==> flow/design.v <==
module adc_interface (
    input wire clk,
    input wire rst_n,
    input wire [11:0] adc_data,
    input wire adc_valid,
    output reg [11:0] voltage_fb,
    output reg data_ready
);
    always @(posedge clk or negedge rst_n) begin
        if (!rst_n) begin
            voltage_fb <= 12'd0;
            data_ready <= 1'b0;
        end else begin
            if (adc_valid) begin
                voltage_fb <= adc_data;
                data_ready <= 1'b1;
            end else begin
                data_ready <= 1'b0;
            end
        end
    end
endmodule
module pid_controller #(
    parameter DATA_WIDTH = 12,
    parameter KP = 16'd100,
    parameter KI = 16'd10,
    parameter KD = 16'd5,
    parameter SETPOINT = 12'd2048
)(
    input wire clk,
    input wire rst_n,
    input wire [DATA_WIDTH-1:0] feedback,
    input wire fb_valid,
    output reg [9:0] control_out,
    output reg out_valid
);
    reg signed [DATA_WIDTH:0] error;
    reg signed [DATA_WIDTH:0] prev_error;
    reg signed [31:0] integral;
    reg signed [DATA_WIDTH:0] derivative;
    reg signed [31:0] p_term, i_term, d_term;
    reg signed [31:0] pid_sum;
    always @(posedge clk or negedge rst_n) begin
        if (!rst_n) begin
            error <= 0;
            prev_error <= 0;
            integral <= 0;
            derivative <= 0;
            p_term <= 0;
            i_term <= 0;
            d_term <= 0;
            pid_sum <= 0;
            control_out <= 10'd512;
            out_valid <= 1'b0;
        end else if (fb_valid) begin
            error <= SETPOINT - feedback;
            prev_error <= error;
            if (integral + error > 32'sd100000)
                integral <= 32'sd100000;
            else if (integral + error < -32'sd100000)
                integral <= -32'sd100000;
            else
                integral <= integral + error;
            derivative <= error - prev_error;
            p_term <= ($signed({16'd0, KP}) * error) >>> 8;
            i_term <= ($signed({16'd0, KI}) * integral) >>> 16;
            d_term <= ($signed({16'd0, KD}) * derivative) >>> 8;
            pid_sum <= p_term + i_term + d_term + 32'sd512;
            if (pid_sum > 32'sd1023)
                control_out <= 10'd1023;
            else if (pid_sum < 32'sd0)
                control_out <= 10'd0;
            else
                control_out <= pid_sum[9:0];
            out_valid <= 1'b1;
        end else begin
            out_valid <= 1'b0;
        end
    end
endmodule
module pwm_generator #(
    parameter CLK_FREQ = 100_000_000,
    parameter PWM_FREQ = 100_000,
    parameter PWM_RESOLUTION = 10
)(
    input wire clk,
    input wire rst_n,
    input wire [PWM_RESOLUTION-1:0] duty_cycle,
    output reg pwm_out
);
    localparam COUNTER_MAX = CLK_FREQ / PWM_FREQ;
    reg [$clog2(COUNTER_MAX)-1:0] counter;
    reg [PWM_RESOLUTION-1:0] duty_reg;
    reg [PWM_RESOLUTION-1:0] compare_val;
    always @(posedge clk or negedge rst_n) begin
        if (!rst_n) begin
            counter <= 0;
            duty_reg <= 0;
            compare_val <= 0;
            pwm_out <= 1'b0;
        end else begin
            if (counter < COUNTER_MAX - 1) begin
                counter <= counter + 1;
            end else begin
                counter <= 0;
                duty_reg <= duty_cycle;
            end
            compare_val <= (duty_reg * COUNTER_MAX) >> PWM_RESOLUTION;
            pwm_out <= (counter < compare_val) ? 1'b1 : 1'b0;
        end
    end
endmodule
module buck_converter_top #(
    parameter CLK_FREQ = 100_000_000,
    parameter PWM_FREQ = 100_000,
    parameter V_REF = 12'd2048,
    parameter KP = 16'd100,
    parameter KI = 16'd10,
    parameter KD = 16'd5
)(
    input wire clk,
    input wire rst_n,
    input wire [11:0] adc_data,
    input wire adc_valid,
    output wire pwm_out,
    output wire [11:0] voltage_monitor,
    output wire [9:0] duty_cycle_monitor
);
    wire [11:0] voltage_fb;
    wire adc_ready;
    wire [9:0] duty_cycle;
    wire pid_valid;
    adc_interface adc_if (
        .clk(clk),
        .rst_n(rst_n),
        .adc_data(adc_data),
        .adc_valid(adc_valid),
        .voltage_fb(voltage_fb),
        .data_ready(adc_ready)
    );
    pid_controller #(
        .DATA_WIDTH(12),
        .KP(KP),
        .KI(KI),
        .KD(KD),
        .SETPOINT(V_REF)
    ) pid_ctrl (
        .clk(clk),
        .rst_n(rst_n),
        .feedback(voltage_fb),
        .fb_valid(adc_ready),
        .control_out(duty_cycle),
        .out_valid(pid_valid)
    );
    pwm_generator #(
        .CLK_FREQ(CLK_FREQ),
        .PWM_FREQ(PWM_FREQ),
        .PWM_RESOLUTION(10)
    ) pwm_gen (
        .clk(clk),
        .rst_n(rst_n),
        .duty_cycle(duty_cycle),
        .pwm_out(pwm_out)
    );
    assign voltage_monitor = voltage_fb;
    assign duty_cycle_monitor = duty_cycle;
endmodule
Tool chain data of buck_converter_top
What the tools print for buck_converter_top, step after step.
Lines are those of the file above, counted from 1.
Operators carry their Yosys type and port widths (W data, S select, Z words).
Library cell names are shortened.
The mark - stands for no value.
- top: buck_converter_top
- clock port: clk
- cell library: sky130hd
- corner: tt_025C_1v80

Word level
Yosys after proc, flatten, opt, wreduce and memory -nomap, before mapping. Enables and synchronous resets that opt folds into registers are not counted as muxes. Memory bits, and registers merged into a memory's read port (data or address), are not among the register bits. Print and check cells are not counted. Equal cells are merged and count once.
- register bits after elaboration at 195
- cells after elaboration: 39
- add/subtract/negate cells at 7
- multiply operators: 4
- magnitude comparators at 6
- muxes and demuxes: 7
- operators by type and width (cell ; number):
    $mul A4 B32 Y31 const A ; 1
    $mul A10 B7 Y17 const B ; 1
    $mul A6 B13 Y19 const A ; 1
    $mul A4 B13 Y17 const A ; 1
    $mux W32 ; 2
    $lt A32 B1 Y1 const B ; 1
    $add A32 B11 Y32 const B ; 1
    $gt A32 B11 Y1 const B ; 1
    $add A32 B13 Y32 ; 1
    $gt A32 B18 Y1 const B ; 1
    $lt A32 B18 Y1 const B ; 1
    $mux W10 ; 3
    $add A17 B9 Y18 ; 1
    $add A13 B16 Y17 ; 1
    $sub A12 B12 Y13 const A ; 1
    $sub A13 B13 Y13 ; 1
    $add A10 B1 Y10 const B ; 1
    $lt A10 B10 Y1 ; 1
    $lt A10 B10 Y1 const B ; 1
    $mux W1 ; 2

Logic depth
Depth = most cells in a row (Yosys ltp): at word level without a register or memory, in the mapped netlist without a sequential cell, where the memories' decode and read muxes count.
- depth in word-level cells at 4
- ABC_AREA: 0
- noted depth in mapped cells: 18

Netlist
The flow's flattened synthesis, as Yosys stat reports it; memories are mapped. The netlist is that of the ABC_AREA named above (0 if unset); the other value can give another one.
- cell count at 1645
- synthesis area: 15766.4 um^2
- sequential part of the area at 4805.9 um^2
- noted mapped flip-flops: 192
- noted buffer cells: 53
- cells by type (cell ; number ; area in all (um^2)):
    dfrtp_1 ; 191 ; 4.78E+03
    ha_1 ; 226 ; 2.83E+03
    fa_1 ; 59 ; 1.18E+03
    xnor2_1 ; 80 ; 700.672
    mux2_2 ; 55 ; 619.344
    inv_1 ; 162 ; 608.083
    o21ai_0 ; 103 ; 515.494
    nor2_1 ; 127 ; 476.707
    a21oi_1 ; 77 ; 385.37
    nand2_1 ; 100 ; 375.36
    a21o_1 ; 37 ; 277.766
    xor2_1 ; 31 ; 271.51
    o31ai_1 ; 22 ; 165.158
    nand3_1 ; 32 ; 160.154
    clkbuf_1 ; 38 ; 142.637
    nor3_1 ; 27 ; 135.13
    o21a_1 ; 18 ; 135.13
    nor2b_1 ; 18 ; 112.608
Other cell types: 62; their cells: 242.
By module: a second synthesis without flattening, with its own total; a netlist apart from the flattened one above.
- cell total of the unflattened synthesis at 1599
- area total of the unflattened synthesis: 15523.6 um^2
Each row is one instance without its submodules.
- modules (module ; instances ; cells ; area (um^2)):
    pid_controller ; 1 ; 1277 ; 12045.3
    pwm_generator ; 1 ; 296 ; 2969.1
    adc_interface ; 1 ; 26 ; 509.2
    buck_converter_top ; 1 ; 0 ; 0.0

Path before layout
Source: OpenSTA report_checks on the synthesized netlist (no wires, ideal clock, input and output delay 20% of the period each), path of least setup slack; recovery checks are left aside. Register names are those of the netlist, which keeps one name where synthesis merged equal registers.
- path type: register -> register
- from: reg pid_ctrl.error[12]
- to: reg pid_ctrl.integral[4]
- noted period: 10000 ps
- time at the first pin: 0 ps
- noted data arrival time: 4287 ps
- data required time at 9904 ps
- path slack at 5617 ps
- noted path delay: 4383 ps
- driving pins on the path: 18
- noted buffers on the path: 2
- synthesis period reached at 4383 ps
"path delay" is the arrival time less input delay plus setup time.
"driving pins on the path" counts driving pins, that of a launching flip-flop among them; a cell with two outputs on the path counts twice.
"synthesis period reached" = period - worst setup slack (recovery checks aside). The figure is calculated, with input and output delays left at 20% of the set period.
The rows between start and end are the longest chain of elaborated cells between them; the timing report does not say that the signal goes this way. Where chains are equally long, one stands for them.
Each line given opens the expression or statement behind the cell; cells for indexed reads and writes are added by Yosys, which also makes memories of some case tables.
At most two assigning lines are given for a register; there are more.
- cell sequence: dfrtp_1 ha_1 buf_4 and3_4 and2_4 a221oi_2 o22ai_1 a21o_1 a221oi_4 a211o_1 nand2_1 a2111oi_0 nand4_1 ha_1 nor2_1 clkbuf_1 a32oi_1 o31ai_1
- length of the longest elaborated chain at 4
- RTL lines, path after synthesis (element ; RTL line ; RTL):
    start, declared ; 37 ; reg signed [DATA_WIDTH:0] error;
    start, assigned ; 45 ; error <= 0;
    start, assigned ; 56 ; error <= SETPOINT - feedback;
    $add A32 B13 Y32 ; 60 ; else if (integral + error < -32'sd100000)
    $lt A32 B18 Y1 ; 60 ;
    $mux W32 ; 60 ;
    $mux W32 ; 58 ; if (integral + error > 32'sd100000)
    end, assigned ; 61 ; integral <= -32'sd100000;
    end, assigned ; 63 ; integral <= integral + error;
    end, declared ; 39 ; reg signed [31:0] integral;

Path in the finished layout
Path of least setup slack in the final report of stored run 1 (OpenROAD, finished layout, wires in). Where an end is a register, its clock arrival counts in the times.
The path's times are printed in steps of 10 ps; the period is the one set.
- path type: register -> register
- from: reg pid_ctrl.error[12]
- to: reg pid_ctrl.integral[4]
- noted period: 8130 ps
- time at the first pin: 480 ps
- noted data arrival time: 6020 ps
- data required time at 8520 ps
- path slack at 2500 ps
- driving pins on the path: 17
- noted buffers on the path: 2
The rows between start and end are the longest chain of elaborated cells between them; the timing report does not say that the signal goes this way. Where chains are equally long, one stands for them.
At most two assigning lines are given for a register; there are more.
- cell sequence: dfrtp_2 ha_1 buf_2 nand2_1 nor3_1 o2111ai_2 nand4_1 a21oi_1 o41ai_1 xor2_1 and4_1 nand4_1 ha_1 nor2_1 clkbuf_1 a32oi_1 o31ai_1
- length of the longest elaborated chain at 4
- RTL lines, path after layout (element ; RTL line ; RTL):
    start, declared ; 37 ; reg signed [DATA_WIDTH:0] error;
    start, assigned ; 45 ; error <= 0;
    start, assigned ; 56 ; error <= SETPOINT - feedback;
    $add A32 B13 Y32 ; 60 ; else if (integral + error < -32'sd100000)
    $lt A32 B18 Y1 ; 60 ;
    $mux W32 ; 60 ;
    $mux W32 ; 58 ; if (integral + error > 32'sd100000)
    end, assigned ; 61 ; integral <= -32'sd100000;
    end, assigned ; 63 ; integral <= integral + error;
    end, declared ; 39 ; reg signed [31:0] integral;

Memo
Re: implementation data of buck_converter_top

Flow measurements of buck_converter_top on sky130hd: 4 stored runs with different settings, listed in no order. Input and output delays are each 20% of the period that was set; the output load is 0.01 pF.
"period reached" = clock period - worst setup slack. The figure is calculated, with input and output delays left at 20% of the set period.
"time used up by the worst setup path": the worst setup path's part of the clock period (all of it between registers, 20% less for each end at a port) less its slack. A launch clock that arrives late makes it longer, a capture clock that arrives late makes it shorter.
"time used up by the worst setup path" is given in steps of 10 ps.

Stored run 1
Settings were CAP_MARGIN = 10; CELL_PAD_IN_SITES_DETAIL_PLACEMENT = 2; CELL_PAD_IN_SITES_GLOBAL_PLACEMENT = 0; CORE_MARGIN = 10; CORE_UTILIZATION = 33; CTS_CLUSTER_DIAMETER = 56; CTS_CLUSTER_SIZE = 89; GPL_ROUTABILITY_DRIVEN = 1; GPL_TIMING_DRIVEN = 0; MAX_ROUTING_LAYER = met5; SETUP_SLACK_MARGIN = 0.25; SLEW_MARGIN = 40; TNS_END_PERCENT = 80; period_ns = 8.13
- final utilization: 37.1 %
- area of the synthesized netlist: 15766.4 um^2
- time used up by the worst setup path at 5630 ps
- critical path kind: register -> register
- noted the period reached: 5627 ps
- post-route setup TNS: 0 ps
- lowest hold slack at 505 ps
- standard-cell area after routing: 17604.4 um^2
- noted the die outline area: 56920.4 um^2
- worst slack on setup checks at 2503 ps

Stored run 2
Settings were CORE_UTILIZATION = 40; period_ns = 5.3; CAP_MARGIN = 20; CORE_MARGIN = 2; SLEW_MARGIN = 20
- final utilization: 44.5 %
- area of the synthesized netlist: 15766.4 um^2
- time used up by the worst setup path at 4950 ps
- critical path kind: register -> register
- noted the period reached: 4948 ps
- post-route setup TNS: 0 ps
- lowest hold slack at 484 ps
- standard-cell area after routing: 17251.5 um^2
- noted the die outline area: 41020.4 um^2
- worst slack on setup checks at 352 ps

Stored run 3
Settings were CORE_ASPECT_RATIO = 1.96; CORE_UTILIZATION = 42; MIN_ROUTING_LAYER = met2; SETUP_SLACK_MARGIN = 0.85; SLEW_MARGIN = 40; TNS_END_PERCENT = 15; period_ns = 5.36; CAP_MARGIN = 20; CORE_MARGIN = 2
- final utilization: 46.8 %
- area of the synthesized netlist: 15766.4 um^2
- time used up by the worst setup path at 4510 ps
- critical path kind: register -> register
- noted the period reached: 4507 ps
- post-route setup TNS: 0 ps
- lowest hold slack at 490 ps
- standard-cell area after routing: 17406.7 um^2
- noted the die outline area: 39192.8 um^2
- worst slack on setup checks at 853 ps

Stored run 4
Settings were CORE_UTILIZATION = 40; period_ns = 4.89; CAP_MARGIN = 20; CORE_MARGIN = 2; SLEW_MARGIN = 20
- final utilization: 44.7 %
- area of the synthesized netlist: 15766.4 um^2
- time used up by the worst setup path at 4570 ps
- critical path kind: register -> register
- noted the period reached: 4569 ps
- post-route setup TNS: 0 ps
- lowest hold slack at 480 ps
- standard-cell area after routing: 17331.6 um^2
- noted the die outline area: 41020.4 um^2
- worst slack on setup checks at 321 ps
